==> flow/design.v <==
`timescale 1ns / 1ps
module pcpu(
 input wire clock, enable, reset, start,
 input wire [15:0] d_datain,   
 input wire [15:0] i_datain,   
 output  [7:0] i_addr,
 output  [7:0] d_addr,
 output  [15:0] d_dataout,
 output  d_we
    );
reg [15:0] gr [7:0];
reg nf, zf, cf;
reg cf_q;
reg state, next_state;
reg dw;
reg [7:0] pc;
reg [15:0] id_ir;
reg [15:0] wb_ir;
reg [15:0] ex_ir;
reg [15:0] mem_ir;
reg [15:0] smdr;
reg [15:0] smdr1;
reg signed [15:0] reg_C1;
reg signed [15:0] reg_A;
reg signed [15:0] reg_B;
reg signed [15:0] reg_C;
reg signed [15:0] ALUo;
reg signed [15:0] alu_last;
always @(posedge clock)
	begin
		if (!reset)
			state <= 1'b0;
		else
			state <= next_state;
	end
always @(*)
	begin
		case (state)
			1'b0 : 
				if ((enable == 1'b1) 
				&& (start == 1'b1))
					next_state = 1'b1;
				else	
					next_state = 1'b0;
			1'b1 :
				if ((enable == 1'b0) 
				|| (wb_ir[15:11] == 5'b00001))
					next_state = 1'b0;
				else
					next_state = 1'b1;
		endcase
	end
assign i_addr = pc;  
always @(posedge clock or negedge reset)
	begin
		if (!reset)
			begin
            id_ir <= 16'b0;
            pc <= 8'b0;
			end
		else if (state ==1'b1)
		begin
			if((i_datain[15:11] == 5'b01000 
				||i_datain[15:11] == 5'b10001
				||i_datain[15:11] == 5'b01011
				||i_datain[15:11] == 5'b10111 
				||i_datain[15:11] == 5'b01100 
				||i_datain[15:11] == 5'b01101 
				||i_datain[15:11] == 5'b01111 
				||i_datain[15:11] == 5'b01110) 
			  &&( (id_ir[15:11] == 5'b00010 && (id_ir[10:8]  == i_datain[6:4] || id_ir[10:8]  == i_datain[2:0])) 
			    ||(ex_ir[15:11] == 5'b00010 && (ex_ir[10:8]  == i_datain[6:4] || ex_ir[10:8]  == i_datain[2:0]))
				)
			  )  
			    begin
				   id_ir <= 16'b0;
				   pc <= pc;   
			    end		  			
  			else if (( i_datain[15:11] == 5'b00100
			         ||i_datain[15:11] == 5'b00110
					 ||i_datain[15:11] == 5'b00101
					 ||i_datain[15:11] == 5'b00111
					 ||i_datain[15:11] == 5'b00011)
                    &&((id_ir[15:11] == 5'b00010 &&(id_ir[10:8]  == i_datain[6:4])) 
					  ||(ex_ir[15:11] == 5'b00010 &&(ex_ir[10:8]  == i_datain[6:4]))
					  )
					)
					begin
					   id_ir <= 16'b0;
					   pc <= pc;   
					end 
			else if(id_ir[15:14] == 2'b11 || ex_ir[15:14] == 2'b11)
			        begin
				       id_ir <= 16'b0;
					   pc <= pc;   
					end 
			else
			  begin
				if(((mem_ir[15:11] == 5'b11010)
					&& (zf == 1'b1)) 
				|| ((mem_ir[15:11] == 5'b11011)
					&& (zf == 1'b0)))
				begin
					id_ir <= 16'b0;
					pc <= reg_C[7:0];
				end
				else if(((mem_ir[15:11] == 5'b11100)
					&& (nf == 1'b1)) 
				|| ((mem_ir[15:11] == 5'b11101)
					&& (nf == 1'b0)))
				begin
					id_ir <= 16'b0;
					pc <= reg_C[7:0];
				end
				else if(((mem_ir[15:11] == 5'b11110)
					&& (cf == 1'b1)) 
				|| ((mem_ir[15:11] == 5'b11111)
					&& (cf == 1'b0)))
				begin
					id_ir <= 16'b0;
					pc <= reg_C[7:0];
				end
				else if((mem_ir[15:11] == 5'b11000)			
				|| (mem_ir[15:11] == 5'b11001))
				begin
					id_ir <= 16'b0;
					pc <= reg_C[7:0];
				end
				else
				begin
				    id_ir <= i_datain;
					pc <= pc + 1;
				end
			  end   
		end  
	end  
always @(posedge clock or negedge reset) 
    begin
	    if (!reset)
			begin
				ex_ir <= 16'b0;
				reg_A <= 16'b0;
				reg_B <= 16'b0;
				smdr <= 16'b0;
			end
		else if (state == 1'b1)
			begin
				ex_ir <= id_ir;
				 if ((id_ir[15:14] == 2'b11 && id_ir[15:11] != 5'b11000) 
				|| (id_ir[15:11] == 5'b10000)
				|| (id_ir[15:11] == 5'b01001)
				|| (id_ir[15:11] == 5'b10011))
					reg_A <= gr[id_ir[10:8]];
				else if (id_ir[15:11] == 5'b00010) 
					reg_A <= gr[id_ir[6:4]];
				 else if(id_ir[6:4] == ex_ir[10:8])
				      reg_A <= ALUo;
			    else if(id_ir[6:4] == wb_ir[10:8]) 
				      reg_A <= reg_C1;
			    else if(id_ir[6:4] == mem_ir[10:8]) 
				      reg_A <= reg_C;
				else 
					reg_A <= gr[id_ir[6:4]];
			  if (id_ir[15:11] == 5'b00011)
					begin
						reg_B <= {12'b0000_0000_0000, id_ir[3:0]};  
						smdr <= gr[id_ir[10:8]];  
			      end
				else if(id_ir[2:0] == ex_ir[10:8])
				      reg_B <= ALUo;
			    else if(id_ir[2:0] == wb_ir[10:8]) 
				      reg_B <= reg_C1;
			    else if(id_ir[2:0] == mem_ir[10:8]) 
				      reg_B <= reg_C;
				else if  ((id_ir[15:11] == 5'b01000)
                || (id_ir[15:11] == 5'b10001)
				    || (id_ir[15:11] == 5'b01011)
				    || (id_ir[15:11] == 5'b10111)
				    || (id_ir[15:11] == 5'b01100)
					 || (id_ir[15:11] == 5'b01101)
					 || (id_ir[15:11] == 5'b01111)
					 || (id_ir[15:11] == 5'b01110))
					reg_B <= gr[id_ir[2:0]];
			end
	end		
always @ (*) 
    begin
		ALUo = alu_last;
		cf = cf_q;
		if  (ex_ir[15:11] == 5'b11000)
			ALUo = {8'b0, ex_ir[7:0]};
		else if  (ex_ir[15:14] == 2'b11)
		    ALUo = reg_A + {8'b0, ex_ir[7:0]};
		else 
		begin
			case(ex_ir[15:11])
			5'b00010: ALUo = reg_A + {12'b0000_0000_0000, ex_ir[3:0]};
			5'b00011: ALUo = reg_A + reg_B;
			5'b10000: {cf, ALUo} = reg_A + { ex_ir[7:0], 8'b0 };
			5'b01000: {cf, ALUo} = reg_A + reg_B;
			5'b01001:{cf, ALUo} = reg_A + { 8'b0, ex_ir[7:0] };
			5'b10001: {cf, ALUo} = reg_A + reg_B + cf_q;
			5'b01011: {cf, ALUo} = {{1'b0, reg_A} - reg_B};
			5'b10011: {cf, ALUo} = {1'b0, reg_A }- { 8'b0, ex_ir[7:0] };
			5'b10111:{cf, ALUo} = {{1'b0, reg_A} - reg_B - cf_q};
			5'b01100: {cf, ALUo} = {{1'b0, reg_A} - reg_B};
			5'b01101: {cf, ALUo} = {1'b0, reg_A & reg_B};
			5'b01111: {cf, ALUo} = {1'b0, reg_A | reg_B};
			5'b01110: {cf, ALUo} = {1'b0, reg_A ^ reg_B};
			5'b00100: {cf, ALUo} = {reg_A[4'b1111 - ex_ir[3:0]], reg_A << ex_ir[3:0]};
			5'b00110: {cf, ALUo} = {reg_A[ex_ir[3:0] - 4'b0001], reg_A >> ex_ir[3:0]};
			5'b00101: {cf, ALUo} = {reg_A[ex_ir[3:0] - 4'b0001], reg_A <<< ex_ir[3:0]};
			5'b00111: {cf, ALUo} = {reg_A[4'b1111 - ex_ir[3:0]], reg_A >>> ex_ir[3:0]};
			default: begin
					 end
        endcase								
		end
 end
always @(posedge clock or negedge reset)
    begin
	    if (!reset)
			begin
				alu_last <= 16'b0;
				cf_q <= 1'b0;
			end
		else if (state == 1'b1)
			begin
				alu_last <= ALUo;
				cf_q <= cf;
			end
	end
always @(posedge clock or negedge reset) 
    begin
	    if (!reset)
			begin
				mem_ir <= 16'b0;
				reg_C <= 16'b0;
				dw <= 0;
				nf <= 0;
				zf <= 0;
				smdr1 <= 16'b0;
			end
		else if (state == 1'b1)
			begin
				mem_ir <= ex_ir;
				reg_C <= ALUo;
				if (ex_ir[15:11] == 5'b00011)
					begin
						dw <= 1'b1;
						smdr1 <= smdr;
					end
				else if(ex_ir[15:14] != 2'b11 && ex_ir[15:11] != 5'b00010)
				     begin
				       zf <= (ALUo == 0)? 1:0;
					   nf <= (ALUo[15] == 1'b1)? 1:0;
						dw <= 1'b0;
				     end	
            else		
                 dw <= 1'b0;				
			end		
    end
assign d_dataout = smdr1;
assign d_we = dw;
assign d_addr = reg_C[7:0];
always @(posedge clock or negedge reset) 
    begin
	    if (!reset)
			begin
				wb_ir <= 16'b0;
				reg_C1 <= 16'b0;
			end
		else if (state == 1'b1)
			begin
				wb_ir <= mem_ir;			
				if (mem_ir[15:11] == 5'b00010)
					reg_C1 <= d_datain;
				else if(mem_ir[15:14] != 2'b11)
					reg_C1 <= reg_C;				
			end			
	end
always @(posedge clock or negedge reset) 
    begin
	    if (!reset)
			begin
			   gr[0] <= 16'b0;
				gr[1] <= 16'b0;
				gr[2] <= 16'b0;
				gr[3] <= 16'b0;
				gr[4] <= 16'b0;
				gr[5] <= 16'b0;
				gr[6] <= 16'b0;
				gr[7] <= 16'b0;
			end			
		else if (state == 1'b1)
			begin
				if ((wb_ir[15:14] != 2'b11) 
				   &&(wb_ir[15:11] != 5'b00011)		  
				   &&(wb_ir[15:11] != 5'b01100)
				)
					gr[wb_ir[10:8]] <= reg_C1;
			end	
   end
endmodule
Hand-over note for pcpu

Tool chain data of pcpu
Module pcpu before and after one edit of its RTL, step after step.
"unedited" refers to lines of the RTL above, "edited" to lines of the edited file.
"change": "edited" minus "unedited" as printed here.
Operators carry their Yosys type and port widths (W data, S select, Z words).
Cell names lack the library's common part.
A cell with - has no value.
Inputs
  top: pcpu
  clock input: clock
  standard-cell library: sky130hd
  corner: tt_025C_1v80

Diff
The edit as a unified diff against the file above.
The edit is scripted: it alters the design's behaviour and was not made to optimise anything.
begin of diff
@@ -262,5 +262,7 @@
 assign d_dataout = smdr1;
 assign d_we = dw;
-assign d_addr = reg_C[7:0];
+reg [7:0] d_addr_d1;
+always @(posedge clock) d_addr_d1 <= reg_C[7:0];
+assign d_addr = d_addr_d1;
 always @(posedge clock or negedge reset) 
     begin
end of diff

Word level
Counts by Yosys on the flattened word-level netlist (proc, flatten, opt, wreduce). Print and check cells are left out.
Cells by class
  $add $sub $neg: unedited 14, edited 14, change 0
  multipliers: unedited 0, edited 0, change 0
  divide/modulo/power cells: unedited 0, edited 0, change 0
  $lt $le $gt $ge: unedited 0, edited 0, change 0
  eq/ne operators: unedited 101, edited 101, change 0
  shift-type cells: unedited 6, edited 6, change 0
  mux-type cells: unedited 38, edited 38, change 0
  bitwise operators: unedited 12, edited 12, change 0
  reductions and logical operators: unedited 73, edited 73, change 0
Unchanged operator kinds not shown: 53.
Word-level totals
  register bits after elaboration: unedited 301, edited 309, change +8
  latch bits: unedited 0, edited 0, change 0
  RAM bits: unedited 0, edited 0, change 0
  bits in read-only memories: unedited 0, edited 0, change 0
  word width x clocked read ports: unedited 0, edited 0, change 0
  memories kept: unedited 0, edited 0, change 0
  input bits: unedited 36, edited 36, change 0
  output and inout bits: unedited 33, edited 33, change 0
  elaborated cells: unedited 268, edited 269, change +1

Longest topological paths
Depth = most cells in a row (Yosys ltp): at word level without a register or memory, in the mapped netlist without a sequential cell, where the memories' decode and read muxes count.
Depth
  depth in word-level cells: unedited 14, edited 14, change 0
  ABC_AREA: unedited 0, edited 0
  gate-level depth with buffers: unedited 19, edited 17, change -2
  mapped depth without buffers: unedited 15, edited 15, change 0

After synthesis
Source: synth_stat.txt of the flow (Yosys; design flattened, memories mapped). It holds for the ABC_AREA given above (unset counts as 0); a run with the other value may have another netlist.
Mapped netlist
  cells in the netlist: unedited 2745, edited 2733, change -12
  synthesis area (mm^2): unedited 0.0241444, edited 0.0240268, change -0.0001176
  area of sequential cells (mm^2): unedited 0.0071268, edited 0.007287, change +0.0001602
  flip-flops: unedited 285, edited 293, change +8
  buffers: unedited 242, edited 229, change -13
Cells by type
  o211ai_1: unedited 63, edited 38, change -25
  a21oi_1: unedited 176, edited 194, change +18
  nand2_1: unedited 202, edited 186, change -16
  and3_1: unedited 27, edited 12, change -15
  a32o_1: unedited 3, edited 17, change +14
  buf_2: unedited 3, edited 17, change +14
  a221oi_1: unedited 31, edited 44, change +13
  mux4_2: unedited 58, edited 46, change -12
  nor2_1: unedited 223, edited 234, change +11
  o221ai_1: unedited 11, edited 22, change +11
  nand3_1: unedited 58, edited 68, change +10
  mux2_2: unedited 205, edited 196, change -9
  clkbuf_1: unedited 193, edited 184, change -9
  o21ai_0: unedited 190, edited 181, change -9
  nand4_1: unedited 26, edited 17, change -9
  a22oi_1: unedited 23, edited 32, change +9
  nor3_1: unedited 51, edited 43, change -8
  buf_1: unedited 34, edited 26, change -8
Unchanged cell types not shown: 14.
The list need not be complete.

Path before layout
OpenSTA on the mapped netlist: ideal clock, no wires. The path of least setup slack (recovery checks aside). Input and output delay are each 20% of the period. Register names are those of the netlist, which keeps one name where synthesis merged equal registers.
Timing after synthesis
  path kind: unedited register to register, edited register to register
  start point: unedited reg ex_ir[2], edited reg reg_A[1]
  end point: unedited reg id_ir[10], edited reg id_ir[10]
  period (ns): unedited 8.0, edited 8.0, change 0.0
  time at the first pin (ns): unedited 0.000, edited 0.000, change 0.000
  arrival (ns): unedited 4.659, edited 4.132, change -0.527
  data required time (ns): unedited 7.879, edited 7.878, change -0.001
  setup slack (ns): unedited 3.220, edited 3.746, change +0.526
  path delay (ns): unedited 4.780, edited 4.254, change -0.526
  stages: unedited 20, edited 15, change -5
  buffers on the path: unedited 6, edited 1, change -5
  synthesis period reached (ns): unedited 4.78, edited 4.254, change -0.526
"path delay" = arrival - input delay + setup time.
"stages": output pins that drive a net of the path, with the launching flip-flop's if there is one; two outputs of one cell count as two.
"synthesis period reached" is the clock period less the worst setup slack; recovery checks do not enter. This is arithmetic on one report: input and output delays are still those of the set period (20% each).
The rows between start and end are the longest chain of elaborated cells between them; the timing report does not say that the signal goes this way. Where chains are equally long, one stands for them.
A line is the first line of the expression or statement that the cell stems from. Yosys adds cells for indexed reads and writes and turns some case tables into memories.
A register here has more assigning lines than the two given.
Between the ends, after synthesis, unedited
  path through: dfrtp_1 inv_1 clkbuf_1 buf_1 clkbuf_1 ha_1 clkbuf_1 nand2b_1 a21oi_1 o211ai_1 a2111oi_0 nor2_1 o41ai_1 nor4_1 a311oi_2 nor3_4 and2_4 buf_6 buf_8 a22o_1
  cells in the longest elaborated chain: 14
Ends and longest elaborated chain, after synthesis, unedited
  start, declared: RTL line 19  | reg [15:0] ex_ir;
  start, assigned: RTL line 141  | ex_ir <= 16'b0;
  start, assigned: RTL line 148  | ex_ir <= id_ir;
  $sub A4 B4 Y4: RTL line 213  | 5'b00111: {cf, ALUo} = {reg_A[4'b1111 - ex_ir[3:0]], reg_A >>> ex_ir[3:0]};
  $shiftx A16 B4 Y1: RTL line 213
  $pmux W1 S10: RTL line 196  | case(ex_ir[15:11])
  $mux W1: RTL line 192  | else if (ex_ir[15:14] == 2'b11)
  $mux W1: RTL line 190  | if (ex_ir[15:11] == 5'b11000)
  $not A1 Y1: RTL line 118  | && (cf == 1'b0)))
  $logic_and A1 B1 Y1: RTL line 117  | || ((mem_ir[15:11] == 5'b11111)
  $logic_or A1 B1 Y1: RTL line 115  | else if(((mem_ir[15:11] == 5'b11110)
  $mux W16: RTL line 115
  $mux W16: RTL line 107  | else if(((mem_ir[15:11] == 5'b11100)
  $mux W16: RTL line 99  | if(((mem_ir[15:11] == 5'b11010)
  $mux W16: RTL line 92  | else if(id_ir[15:14] == 2'b11 || ex_ir[15:14] == 2'b11)
  $mux W16: RTL line 79  | else if (( i_datain[15:11] == 5'b00100
  $mux W16: RTL line 63  | if((i_datain[15:11] == 5'b01000
  end, assigned: RTL line 58  | id_ir <= 16'b0;
  end, assigned: RTL line 131  | id_ir <= i_datain;
  end, declared: RTL line 17  | reg [15:0] id_ir;
Between the ends, after synthesis, edited
  path through: dfrtp_1 inv_1 fa_1 o21ba_2 or4_4 a2111oi_4 nor3_1 o32ai_4 and2b_1 nand4_1 and4_4 o31ai_4 nand2_2 buf_2 a32o_1
  cells in the longest elaborated chain: 14
Ends and longest elaborated chain, after synthesis, edited
  start, declared: RTL line 24  | reg signed [15:0] reg_A;
  start, assigned: RTL line 153  | reg_A <= gr[id_ir[10:8]];
  start, assigned: RTL line 155  | reg_A <= gr[id_ir[6:4]];
  $sub A16 B16 Y17: RTL line 205  | 5'b10111:{cf, ALUo} = {{1'b0, reg_A} - reg_B - cf_q};
  $sub A17 B1 Y17: RTL line 205
  $pmux W1 S10: RTL line 196  | case(ex_ir[15:11])
  $mux W1: RTL line 192  | else if (ex_ir[15:14] == 2'b11)
  $mux W1: RTL line 190  | if (ex_ir[15:11] == 5'b11000)
  $not A1 Y1: RTL line 118  | && (cf == 1'b0)))
  $logic_and A1 B1 Y1: RTL line 117  | || ((mem_ir[15:11] == 5'b11111)
  $logic_or A1 B1 Y1: RTL line 115  | else if(((mem_ir[15:11] == 5'b11110)
  $mux W16: RTL line 115
  $mux W16: RTL line 107  | else if(((mem_ir[15:11] == 5'b11100)
  $mux W16: RTL line 99  | if(((mem_ir[15:11] == 5'b11010)
  $mux W16: RTL line 92  | else if(id_ir[15:14] == 2'b11 || ex_ir[15:14] == 2'b11)
  $mux W16: RTL line 79  | else if (( i_datain[15:11] == 5'b00100
  $mux W16: RTL line 63  | if((i_datain[15:11] == 5'b01000
  end, assigned: RTL line 58  | id_ir <= 16'b0;
  end, assigned: RTL line 131  | id_ir <= i_datain;
  end, declared: RTL line 17  | reg [15:0] id_ir;

Timing after layout
From the final timing report of each run of set A: the path of least setup slack in the routed layout; clock arrival at registers is part of the times.
Timing post-layout
  path kind: unedited register to register, edited register to register
  start point: unedited reg reg_A[5], edited reg reg_A[1]
  end point: unedited reg pc[3], edited reg reg_A[14]
  period (ns): unedited 6.34, edited 6.34, change 0.00
  time at the first pin (ns): unedited 0.60, edited 0.56, change -0.04
  arrival (ns): unedited 6.14, edited 5.68, change -0.46
  data required time (ns): unedited 6.80, edited 6.80, change 0.00
  setup slack (ns): unedited 0.66, edited 1.12, change +0.46
  stages: unedited 15, edited 13, change -2
  buffers on the path: unedited 1, edited 0, change -1
The rows between start and end are the longest chain of elaborated cells between them; the timing report does not say that the signal goes this way. Where chains are equally long, one stands for them.
A register here has more assigning lines than the two given.
Between the ends, post-layout, unedited
  path through: dfrtp_1 inv_1 ha_1 or3b_1 and3_1 a2111oi_0 a211oi_1 and2_0 or4b_4 o31ai_1 a311oi_2 nor3_4 buf_4 mux2i_1 a2bb2oi_1
  cells in the longest elaborated chain: 11
Ends and longest elaborated chain, post-layout, unedited
  start, declared: RTL line 24  | reg signed [15:0] reg_A;
  start, assigned: RTL line 153  | reg_A <= gr[id_ir[10:8]];
  start, assigned: RTL line 155  | reg_A <= gr[id_ir[6:4]];
  $sub A16 B16 Y17: RTL line 205  | 5'b10111:{cf, ALUo} = {{1'b0, reg_A} - reg_B - cf_q};
  $sub A17 B1 Y17: RTL line 205
  $pmux W1 S10: RTL line 196  | case(ex_ir[15:11])
  $mux W1: RTL line 192  | else if (ex_ir[15:14] == 2'b11)
  $mux W1: RTL line 190  | if (ex_ir[15:11] == 5'b11000)
  $not A1 Y1: RTL line 118  | && (cf == 1'b0)))
  $logic_and A1 B1 Y1: RTL line 117  | || ((mem_ir[15:11] == 5'b11111)
  $logic_or A1 B1 Y1: RTL line 115  | else if(((mem_ir[15:11] == 5'b11110)
  $mux W8: RTL line 115
  $mux W8: RTL line 107  | else if(((mem_ir[15:11] == 5'b11100)
  $mux W8: RTL line 99  | if(((mem_ir[15:11] == 5'b11010)
  end, assigned: RTL line 95  | pc <= pc;
  end, assigned: RTL line 105  | pc <= reg_C[7:0];
  end, declared: RTL line 16  | reg [7:0] pc;
Between the ends, post-layout, edited
  path through: dfrtp_1 inv_1 fa_1 o21ba_2 or4_4 a2111oi_4 nor3_1 o32ai_4 and2b_1 a21boi_0 o31ai_1 o21ai_0 a221oi_1
Ends and longest elaborated chain, post-layout, edited
  start, declared: RTL line 24  | reg signed [15:0] reg_A;
  start, assigned: RTL line 153  | reg_A <= gr[id_ir[10:8]];
  start, assigned: RTL line 155  | reg_A <= gr[id_ir[6:4]];
  end, assigned: RTL line 153
  end, assigned: RTL line 155
  end, declared: RTL line 24
edited: No chain of elaborated cells between the ends is given.

Measured runs
Runs of the flow (Yosys, OpenROAD) on both versions; the two runs of a pair have the same settings. The constraints put input and output delay at 20% of the set period each and load the outputs with 0.01 pF.
Settings, set A
  CORE_UTILIZATION: 40
  PLACE_DENSITY: 0.6
  period_ns: 6.34
  CAP_MARGIN: 20
  CORE_MARGIN: 2
  SLEW_MARGIN: 20
Results, set A
  netlist area reported by Yosys (mm^2): unedited 0.0241444, edited 0.0240268, change -0.0001176
  die outline area (mm^2): unedited 0.0623426, edited 0.0620433, change -0.0002993
  standard-cell area of the final layout (mm^2): unedited 0.0267056, edited 0.0267894, change +0.0000838
  utilization after layout (%): unedited 44.5, edited 45.2, change +0.7
  worst setup slack after layout (ns): unedited 0.655, edited 1.125, change +0.470
  final setup TNS (ns): unedited 0.000, edited 0.000, change 0.000
  final worst hold slack (ns): unedited 0.484, edited 0.484, change 0.000
  power (uW): unedited 17379, edited 16805, change -574
  achieved period (ns): unedited 5.685, edited 5.215, change -0.470
"achieved period": clock period set for the run, less the worst setup slack. It is reckoned from that one timing run; input and output delays stay at 20% of the period that was set.
"power": no workload was simulated; the value follows from the tool's default switching activity.

End of note.
